==> flow/design.v <==
`timescale 1ps/1ps
module LASER (
	input CLK,
	input RST,
	input [3:0] X,
	input [3:0] Y,
	output reg [3:0] C1X,
	output reg [3:0] C1Y,
	output reg [3:0] C2X,
	output reg [3:0] C2Y,
	output DONE
);
parameter State_Data_Read									= 0,
					State_Calculate_Cover 					= 1,
					State_Next_Circle 							= 2,
					State_Refresh_Max_Cover_Circle	= 3,
					State_Data_Out 									= 4;
reg [2:0] State;
reg [3:0] DATA [39:0][1:0];  
reg [3:0] CNT_X,CNT_Y;
reg [5:0] CNT;
reg [2:0] STEP_CNT;
reg [6:0] ITER;  
reg [8:0] Calculate_REG;
reg [3:0] Distance1,Distance2,Distance3,Distance4;
reg S;
wire [3:0] Set_Circle [1:0];
reg [5:0] Max_Cover,Cover;
reg [3:0] Max_Cover_X,Max_Cover_Y;
reg inC1,inC2;
reg [7:0] sqrd1,sqrd2,sqrd3,sqrd4;
assign Set_Circle[0] = S ? C1X:C2X;
assign Set_Circle[1] = S ? C1Y:C2Y;
assign DONE = State== State_Data_Out ? 1'b1:1'b0;
always@(posedge CLK or posedge RST)begin
	if(RST)begin
		State <= State_Data_Read;	
		S<=0;
		{CNT_Y,CNT_X} <= 0;
		CNT <= 0;
		STEP_CNT <= 0;
		ITER <= 0;
		{Cover,Max_Cover} <= 0;
		{C1X,C1Y,C2X,C2Y} <= 0;
		{Max_Cover_Y,Max_Cover_X} <= 0; 
	end
	else begin
		case(State)
			State_Data_Read								:begin
				if(CNT>=39) begin
					State <= State_Calculate_Cover;
					CNT <= 0;
				end
				else CNT <= CNT+1;
				DATA[CNT][0] <= X;
				DATA[CNT][1] <= Y;
			end
			State_Calculate_Cover 				:begin  
				if(CNT>=39)begin
					State <= State_Next_Circle;
					CNT <= 0;
				end
				else begin
					CNT <= CNT+1;
				end
				if(inC1||inC2)begin
					Cover <= Cover+1;
				end
			end
			State_Next_Circle 						:begin  
				if(Cover>=Max_Cover)begin
					Max_Cover <= Cover;
					Max_Cover_Y <= CNT_Y;
					Max_Cover_X <= CNT_X;
				end
				if(Cover<=3)begin
					if(CNT_Y==15 && (CNT_X+10)>15)begin
						State <= State_Refresh_Max_Cover_Circle;
						CNT_Y <= 0;
						CNT_X <= 0;
					end
					else if((CNT_X+10)>15)begin
						CNT_Y <= CNT_Y+1;
						CNT_X <= 0;
						State <= State_Calculate_Cover;
					end
					else begin
						CNT_X <= CNT_X+10;
						State <= State_Calculate_Cover;
					end
				end
				else if(Cover<=10)begin
					if(CNT_Y==15 && (CNT_X+7)>15)begin
						State <= State_Refresh_Max_Cover_Circle;
						CNT_Y <= 0;
						CNT_X <= 0;
					end
					else if((CNT_X+7)>15)begin
						CNT_Y <= CNT_Y+1;
						CNT_X <= 0;
						State <= State_Calculate_Cover;
					end
					else begin
						CNT_X <= CNT_X+7;
						State <= State_Calculate_Cover;
					end
				end
				else if(Cover<=20)begin
					if(CNT_Y==15 && (CNT_X+3)>15)begin
						State <= State_Refresh_Max_Cover_Circle;
						CNT_Y <= 0;
						CNT_X <= 0;
					end
					else if((CNT_X+3)>15)begin
						CNT_Y <= CNT_Y+1;
						CNT_X <= 0;
						State <= State_Calculate_Cover;
					end
					else begin
						CNT_X <= CNT_X+3;
						State <= State_Calculate_Cover;
					end
				end
				else begin
					{CNT_Y,CNT_X}<= &{CNT_Y,CNT_X} ? 0:{CNT_Y,CNT_X}+1 ;
					State <= &{CNT_Y,CNT_X} ? State_Refresh_Max_Cover_Circle : State_Calculate_Cover;
				end
				Cover<=0;
			end
			State_Refresh_Max_Cover_Circle 	:begin 
				if(  (S&&{Max_Cover_Y,Max_Cover_X}=={C2Y,C2X}) ||
				 			(~S&&{Max_Cover_Y,Max_Cover_X}=={C1Y,C1X}) || (&ITER) ) State <= State_Data_Out;
				else begin 
					if(S) {C2Y,C2X} <= {Max_Cover_Y,Max_Cover_X};
					else {C1Y,C1X} <= {Max_Cover_Y,Max_Cover_X};
					State <= State_Calculate_Cover ; 
				end
				{CNT_Y,CNT_X} <= 0;
				CNT <= 0;
				STEP_CNT <= 0;
				ITER <= ITER+1;
				Cover<=0;
				S <= ~S;
			end
			State_Data_Out 								:begin 
				State <= State_Data_Read;	
				{CNT_Y,CNT_X} <= 0;
				S <= 0;
				CNT <= 0;
				STEP_CNT <= 0;
				ITER <= 0;
				{Cover,Max_Cover} <= 0;
				{C1X,C1Y,C2X,C2Y} <= 0;
				{Max_Cover_Y,Max_Cover_X} <= 0; 
			end
		endcase
	end
end
always@(*)begin
	if(State==State_Calculate_Cover)begin
		Distance1 = (CNT_X>DATA[CNT][0]) ? (CNT_X-DATA[CNT][0]):(DATA[CNT][0]-CNT_X);
		Distance2 = (CNT_Y>DATA[CNT][1]) ? (CNT_Y-DATA[CNT][1]):(DATA[CNT][1]-CNT_Y);	
		sqrd1 = Distance1*Distance1;
		sqrd2 = Distance2*Distance2;
		if( (sqrd1+sqrd2)<=16) inC1 = 1;
		else inC1 = 0;
		Distance3 = (Set_Circle[0]>DATA[CNT][0]) ? (Set_Circle[0]-DATA[CNT][0]):(DATA[CNT][0]-Set_Circle[0]);
		Distance4 = (Set_Circle[1]>DATA[CNT][1]) ? (Set_Circle[1]-DATA[CNT][1]):(DATA[CNT][1]-Set_Circle[1]);
		sqrd4 = Distance3*Distance3;
    sqrd3 = Distance4*Distance4;
		if( (sqrd3+sqrd4)<=16) inC2 = 1;
		else inC2 = 0;
	end
	else {Distance1,Distance2,inC1,inC2} = 0;
end
endmodule
Ticket comment

[From RTL to reports: LASER]
Each step is given for the RTL above and for the edited RTL.
Lines under "before" count in the file above, lines under "after" in the edited file.
"difference": "after" minus "before" as printed here.
Operators carry their Yosys type and port widths (W data, S select, Z words).
Library cell names are shortened.
The mark -- stands for no value.
Inputs
  design top: LASER
  clock input: CLK
  library: sky130hd
  library corner: tt_025C_1v80

[The edit]
The edit as a unified diff against the file above.
This change comes from a script, not from a designer. The edited design behaves differently; no optimisation was intended.
begin of diff
@@ -143,15 +143,4 @@
 				S <= ~S;
 			end
-			State_Data_Out 								:begin 
-				State <= State_Data_Read;	
-				{CNT_Y,CNT_X} <= 0;
-				S <= 0;
-				CNT <= 0;
-				STEP_CNT <= 0;
-				ITER <= 0;
-				{Cover,Max_Cover} <= 0;
-				{C1X,C1Y,C2X,C2Y} <= 0;
-				{Max_Cover_Y,Max_Cover_X} <= 0; 
-			end
 		endcase
 	end
end of diff

[Word level]
Source: Yosys, flattened and elaborated. Widths are those after wreduce. Registers that Yosys merges into a memory's read port (data or address) are not register bits. Print and check cells do not count.
Storage and ports
  output and inout bits: before 17, after 17, difference 0
  cells after elaboration: before 606, after 580, difference -26
  bits of input ports: before 10, after 10, difference 0
  bits in registers: before 381, after 381, difference 0
Cells by class
  bitwise operators: before 2, after 3, difference +1
  $mul: before 4, after 4, difference 0
  reduce/logical cells: before 148, after 145, difference -3
  add/subtract/negate cells: before 20, after 20, difference 0
  mux-type cells: before 189, after 169, difference -20
  equality and inequality tests: before 135, after 131, difference -4
  magnitude comparators: before 14, after 14, difference 0
Operators by type and width
  $mux W4: before 154, after 144, difference -10
  $pmux W4 S2: before 8, after 2, difference -6
  $ne A2 B2 Y1 const B: before 7, after 3, difference -4
  $reduce_bool A2 Y1: before 44, after 42, difference -2
  $mux W6: before 3, after 2, difference -1
  $pmux W6 S2: before 3, after 2, difference -1
  $not A1 Y1: before 2, after 3, difference +1
  $pmux W1 S2: before 1, after 0, difference -1
  $pmux W3 S5: before 1, after 0, difference -1
  $pmux W7 S2: before 1, after 0, difference -1
  $reduce_bool A5 Y1: before 1, after 0, difference -1
  $reduce_or A3 Y1: before 1, after 0, difference -1
  $pmux W3 S4: before 0, after 1, difference +1
  $reduce_bool A4 Y1: before 0, after 1, difference +1
  $reduce_and A3 Y1: before 83, after 83, difference 0
  $eq A7 B6 Y1 const B: before 32, after 32, difference 0
  $eq A6 B5 Y1 const B: before 16, after 16, difference 0
  $eq A7 B5 Y1 const B: before 16, after 16, difference 0
  $eq A7 B7 Y1 const B: before 16, after 16, difference 0
  $eq A6 B4 Y1 const B: before 8, after 8, difference 0
  $eq A6 B6 Y1 const B: before 8, after 8, difference 0
  $eq A7 B4 Y1 const B: before 8, after 8, difference 0
  $sub A4 B4 Y4: before 8, after 8, difference 0
  $mux W2: before 7, after 7, difference 0
  $logic_and A1 B1 Y1: before 5, after 5, difference 0
  $mux W1: before 5, after 5, difference 0
  $eq A6 B3 Y1 const B: before 4, after 4, difference 0
  $eq A7 B3 Y1 const B: before 4, after 4, difference 0
Not every row of either side is listed.

[Depth]
Yosys ltp: most cells in a row. Word level: on the elaborated netlist, between registers, memories and ports. Mapped: between sequential cells and ports; inverters and the memories' decode and read muxes count.
Logic depth
  depth in word-level cells: before 14, after 14, difference 0
  ABC_AREA: before 0, after 0
  gate-level depth with buffers: before 39, after 40, difference +1

[Netlist]
The flow's flattened synthesis, as Yosys stat reports it; memories are mapped. The netlist is that of the ABC_AREA named above (0 if unset); the other value can give another one.
Synthesis totals
  cell area after synthesis (mm2): before 0.0205109, after 0.0203896, difference -0.0001213
  cell count: before 1703, after 1637, difference -66
  flip-flop cells: before 383, after 383, difference 0
Cell types
  nor2_1: before 84, after 56, difference -28
  nand2_1: before 142, after 125, difference -17
  mux2_2: before 160, after 176, difference +16
  nand3_1: before 33, after 17, difference -16
  nor3_1: before 53, after 41, difference -12
  nand4_1: before 34, after 46, difference +12
  o21ai_0: before 38, after 29, difference -9
  inv_1: before 93, after 85, difference -8
  clkbuf_1: before 108, after 101, difference -7
  and3_1: before 50, after 57, difference +7
  nor4_1: before 18, after 24, difference +6
  a22oi_1: before 138, after 134, difference -4
  mux2i_1: before 26, after 22, difference -4
  xnor2_1: before 22, after 18, difference -4
  nor2b_1: before 13, after 9, difference -4
  a22o_1: before 9, after 5, difference -4
  o22ai_1: before 6, after 2, difference -4
  a31oi_1: before 5, after 9, difference +4
Not every row of either side is listed.

[Worst setup path after synthesis]
Path of least setup slack by OpenSTA after synthesis, without wires, with an ideal clock, recovery checks aside; 20% of the period is set as input and as output delay. Where synthesis merged equal registers, the netlist keeps one of their names.
Timing path post-synthesis
  path kind: before register -> register, after register -> register
  from: before reg CNT[3], after reg CNT[3]
  to: before reg Cover[2], after reg Cover[1]
  driving pins on the path: before 34, after 34, difference 0
  arrival time (ns): before 8.898, after 8.755, difference -0.143
  time at the first pin (ns): before 0.000, after 0.000, difference 0.000
  period (ns): before 9.0, after 9.0, difference 0.0
  path delay (ns): before 9.020, after 8.880, difference -0.140
  data required time (ns): before 8.878, after 8.875, difference -0.003
  path slack (ns): before -0.020, after 0.120, difference +0.140
  period reached after synthesis (ns): before 9.02, after 8.88, difference -0.14
"path delay" is the arrival time less input delay plus setup time.
"driving pins on the path": output pins that drive a net of the path, with the launching flip-flop's if there is one; two outputs of one cell count as two.
"period reached after synthesis" is the clock period less the worst setup slack; recovery checks do not enter. This is arithmetic on one report: input and output delays are still those of the set period (20% each).
Between the ends stands the longest chain of elaborated cells between them, by number of cells; it is not shown to be the way that was timed. Of several equally long chains one is given.
A line is the first line of the expression or statement that the cell stems from. Yosys adds cells for indexed reads and writes and turns some case tables into memories.
At most two assigning lines are given for a register; there are more.
Between the ends, post-synthesis, before
  path through: dfrtp_1 -> clkbuf_1 -> clkbuf_1 -> inv_1 -> ha_1 -> xnor2_1 -> buf_2 -> nor2_1 -> a311oi_1 -> nand3_1 -> nor4_4 -> mux2_2 -> ha_1 -> fa_1 -> inv_1 -> a21o_1 -> a21oi_1 -> a41oi_1 -> mux2i_1 -> xnor2_1 -> or2_2 -> fa_1 -> fa_1 -> fa_1 -> inv_1 -> fa_1 -> ha_1 -> inv_1 -> fa_1 -> a31oi_1 -> a221oi_1 -> a32oi_1 -> mux2_2 -> a32o_1
  length of the longest elaborated chain: 14
RTL lines, path post-synthesis, before
  start, declared: RTL line 21  | reg [5:0] CNT;
  start, assigned: RTL line 54  | else CNT <= CNT+1;
  start, assigned: RTL line 64  | CNT <= CNT+1;
  $sub A6 B6 Y6: RTL line 161  | Distance1 = (CNT_X>DATA[CNT][0]) ? (CNT_X-DATA[CNT][0]):(DATA[CNT][0]-CNT_X);
  $add A7 B1 Y7: RTL line 161
  $eq A7 B7 Y1: RTL line 161
  $pmux W4 S79: RTL line 161
  $sub A4 B4 Y4: RTL line 161
  $mux W4: RTL line 161
  $mul A4 B4 Y8: RTL line 163  | sqrd1 = Distance1*Distance1;
  $add A8 B8 Y9: RTL line 165  | if( (sqrd1+sqrd2)<=16) inC1 = 1;
  $le A9 B5 Y1: RTL line 165
  $mux W1: RTL line 165
  $mux W1: RTL line 160  | if(State==State_Calculate_Cover)begin
  $logic_or A1 B1 Y1: RTL line 66  | if(inC1||inC2)begin
  $mux W6: RTL line 66
  $pmux W6 S2: RTL line 48  | case(State)
  end, assigned: RTL line 67  | Cover <= Cover+1;
  end, assigned: RTL line 128  | Cover<=0;
  end, declared: RTL line 28  | reg [5:0] Max_Cover,Cover;
Between the ends, post-synthesis, after
  path through: dfrtp_1 -> buf_2 -> inv_1 -> clkbuf_1 -> ha_1 -> clkbuf_1 -> nand2b_1 -> nor3_1 -> nor4_2 -> nand4_1 -> nor4_4 -> nand2_4 -> mux2_4 -> ha_1 -> fa_1 -> inv_1 -> a21o_1 -> a21oi_1 -> a41oi_1 -> mux2_2 -> or2_2 -> fa_1 -> fa_1 -> fa_1 -> inv_1 -> fa_1 -> ha_1 -> inv_1 -> fa_1 -> nand2b_1 -> a221oi_1 -> a32oi_1 -> a21oi_1 -> mux2_2
  length of the longest elaborated chain: 14
RTL lines, path post-synthesis, after
  start, declared: RTL line 21  | reg [5:0] CNT;
  start, assigned: RTL line 54  | else CNT <= CNT+1;
  start, assigned: RTL line 64  | CNT <= CNT+1;
  $sub A6 B6 Y6: RTL line 150  | Distance1 = (CNT_X>DATA[CNT][0]) ? (CNT_X-DATA[CNT][0]):(DATA[CNT][0]-CNT_X);
  $add A7 B1 Y7: RTL line 150
  $eq A7 B7 Y1: RTL line 150
  $pmux W4 S79: RTL line 150
  $sub A4 B4 Y4: RTL line 150
  $mux W4: RTL line 150
  $mul A4 B4 Y8: RTL line 152  | sqrd1 = Distance1*Distance1;
  $add A8 B8 Y9: RTL line 154  | if( (sqrd1+sqrd2)<=16) inC1 = 1;
  $le A9 B5 Y1: RTL line 154
  $mux W1: RTL line 154
  $mux W1: RTL line 149  | if(State==State_Calculate_Cover)begin
  $logic_or A1 B1 Y1: RTL line 66  | if(inC1||inC2)begin
  $mux W6: RTL line 66
  $pmux W6 S2: RTL line 48  | case(State)
  end, assigned: RTL line 67  | Cover <= Cover+1;
  end, assigned: RTL line 128  | Cover<=0;
  end, declared: RTL line 28  | reg [5:0] Max_Cover,Cover;

[Timing after layout]
From the final timing report of the runs of set A: the path of least setup slack in the routed layout; clock arrival at registers is part of the times.
Timing path after layout
  path kind: before register -> register, after register -> register
  from: before reg CNT[3], after reg CNT[3]
  to: before reg Cover[4], after reg Cover[1]
  arrival time (ns): before 8.99, after 8.98, difference -0.01
  path slack (ns): before 0.24, after 0.26, difference +0.02
  time at the first pin (ns): before 0.56, after 0.56, difference 0.00
  data required time (ns): before 9.23, after 9.23, difference 0.00
  driving pins on the path: before 34, after 38, difference +4
  period (ns): before 8.78, after 8.78, difference 0.00
Between the ends stands the longest chain of elaborated cells between them, by number of cells; it is not shown to be the way that was timed. Of several equally long chains one is given.
At most two assigning lines are given for a register; there are more.
Between the ends, after layout, before
  path through: dfrtp_1 -> inv_2 -> ha_4 -> xor2_4 -> buf_4 -> nor2_4 -> buf_4 -> buf_4 -> a22oi_2 -> nand4_1 -> nor4_2 -> nand2_1 -> mux2_4 -> ha_4 -> a21o_1 -> a21oi_1 -> a41oi_2 -> mux2i_1 -> xnor2_1 -> or2_2 -> fa_1 -> fa_1 -> fa_1 -> inv_1 -> fa_1 -> ha_2 -> inv_1 -> fa_1 -> a31oi_2 -> a211oi_2 -> a32oi_2 -> buf_12 -> mux2_4 -> a32o_1
  length of the longest elaborated chain: 14
RTL lines, path after layout, before
  start, declared: RTL line 21  | reg [5:0] CNT;
  start, assigned: RTL line 54  | else CNT <= CNT+1;
  start, assigned: RTL line 64  | CNT <= CNT+1;
  $sub A6 B6 Y6: RTL line 161  | Distance1 = (CNT_X>DATA[CNT][0]) ? (CNT_X-DATA[CNT][0]):(DATA[CNT][0]-CNT_X);
  $add A7 B1 Y7: RTL line 161
  $eq A7 B7 Y1: RTL line 161
  $pmux W4 S79: RTL line 161
  $sub A4 B4 Y4: RTL line 161
  $mux W4: RTL line 161
  $mul A4 B4 Y8: RTL line 163  | sqrd1 = Distance1*Distance1;
  $add A8 B8 Y9: RTL line 165  | if( (sqrd1+sqrd2)<=16) inC1 = 1;
  $le A9 B5 Y1: RTL line 165
  $mux W1: RTL line 165
  $mux W1: RTL line 160  | if(State==State_Calculate_Cover)begin
  $logic_or A1 B1 Y1: RTL line 66  | if(inC1||inC2)begin
  $mux W6: RTL line 66
  $pmux W6 S2: RTL line 48  | case(State)
  end, assigned: RTL line 67  | Cover <= Cover+1;
  end, assigned: RTL line 128  | Cover<=0;
  end, declared: RTL line 28  | reg [5:0] Max_Cover,Cover;
Between the ends, after layout, after
  path through: dfrtp_1 -> inv_2 -> ha_4 -> xor2_4 -> buf_12 -> buf_4 -> buf_12 -> buf_4 -> nor3_2 -> buf_4 -> buf_4 -> a22oi_2 -> nand4_1 -> nor4_2 -> buf_4 -> nand2_2 -> mux2_4 -> ha_1 -> [2 not listed] -> a41oi_2 -> mux2i_1 -> xnor2_1 -> or2_4 -> fa_1 -> fa_1 -> fa_1 -> inv_1 -> fa_1 -> ha_2 -> inv_1 -> fa_2 -> a31oi_1 -> a221oi_2 -> a32oi_1 -> buf_4 -> a21oi_2 -> mux2_2
  length of the longest elaborated chain: 14
RTL lines, path after layout, after
  start, declared: RTL line 21  | reg [5:0] CNT;
  start, assigned: RTL line 54  | else CNT <= CNT+1;
  start, assigned: RTL line 64  | CNT <= CNT+1;
  $sub A6 B6 Y6: RTL line 150  | Distance1 = (CNT_X>DATA[CNT][0]) ? (CNT_X-DATA[CNT][0]):(DATA[CNT][0]-CNT_X);
  $add A7 B1 Y7: RTL line 150
  $eq A7 B7 Y1: RTL line 150
  $pmux W4 S79: RTL line 150
  $sub A4 B4 Y4: RTL line 150
  $mux W4: RTL line 150
  $mul A4 B4 Y8: RTL line 152  | sqrd1 = Distance1*Distance1;
  $add A8 B8 Y9: RTL line 154  | if( (sqrd1+sqrd2)<=16) inC1 = 1;
  $le A9 B5 Y1: RTL line 154
  $mux W1: RTL line 154
  $mux W1: RTL line 149  | if(State==State_Calculate_Cover)begin
  $logic_or A1 B1 Y1: RTL line 66  | if(inC1||inC2)begin
  $mux W6: RTL line 66
  $pmux W6 S2: RTL line 48  | case(State)
  end, assigned: RTL line 67  | Cover <= Cover+1;
  end, assigned: RTL line 128  | Cover<=0;
  end, declared: RTL line 28  | reg [5:0] Max_Cover,Cover;

[Measured runs]
Both versions went through the flow (Yosys, OpenROAD) with the same settings in each pair. Constraints: input delay and output delay 20% of the set period each, output load 0.01 pF.
Flow settings, set A
  period_ns: 8.78
  CAP_MARGIN: 20
  CORE_MARGIN: 2
  CORE_UTILIZATION: 40
  SLEW_MARGIN: 20
Results, set A
  worst hold slack (ns): before 0.522, after 0.467, difference -0.055
  period achieved (ns): before 8.544, after 8.522, difference -0.022
  standard-cell area after layout (mm2): before 0.0244109, after 0.0243634, difference -0.0000475
  synthesis area (mm2): before 0.0205109, after 0.0203896, difference -0.0001213
  area inside the die boundary (mm2): before 0.0531049, after 0.0527966, difference -0.0003083
  overall power (W): before 0.003826, after 0.003872, difference +0.000046
  setup slack of the worst path (ns): before 0.236, after 0.258, difference +0.022
Flow settings, set B
  ABC_AREA: 0
  CORE_MARGIN: 8
  CORE_UTILIZATION: 32
  CTS_CLUSTER_SIZE: 16
  GPL_ROUTABILITY_DRIVEN: 0
  MAX_ROUTING_LAYER: met5
  PLACE_DENSITY_LB_ADDON: 0.12
  SETUP_SLACK_MARGIN: 0.41
  TNS_END_PERCENT: 100
  period_ns: 6.29
  CAP_MARGIN: 20
  SLEW_MARGIN: 20
Results, set B
  worst hold slack (ns): before 0.523, after 0.470, difference -0.053
  period achieved (ns): before 8.327, after 8.344, difference +0.017
  standard-cell area after layout (mm2): before 0.0262915, after 0.0265405, difference +0.0002490
  synthesis area (mm2): before 0.0205109, after 0.0203896, difference -0.0001213
  area inside the die boundary (mm2): before 0.0724552, after 0.0720493, difference -0.0004059
  overall power (W): before 0.005518, after 0.005658, difference +0.000140
  setup slack of the worst path (ns): before -2.037, after -2.054, difference -0.017
"period achieved" is the run's clock period less its worst setup slack. It is reckoned from that one timing run; input and output delays stay at 20% of the period that was set.
By "overall power" is meant OpenSTA's value without simulated activity: inputs other than the clock are taken to toggle once in ten clock periods, and the tool carries that through the logic.
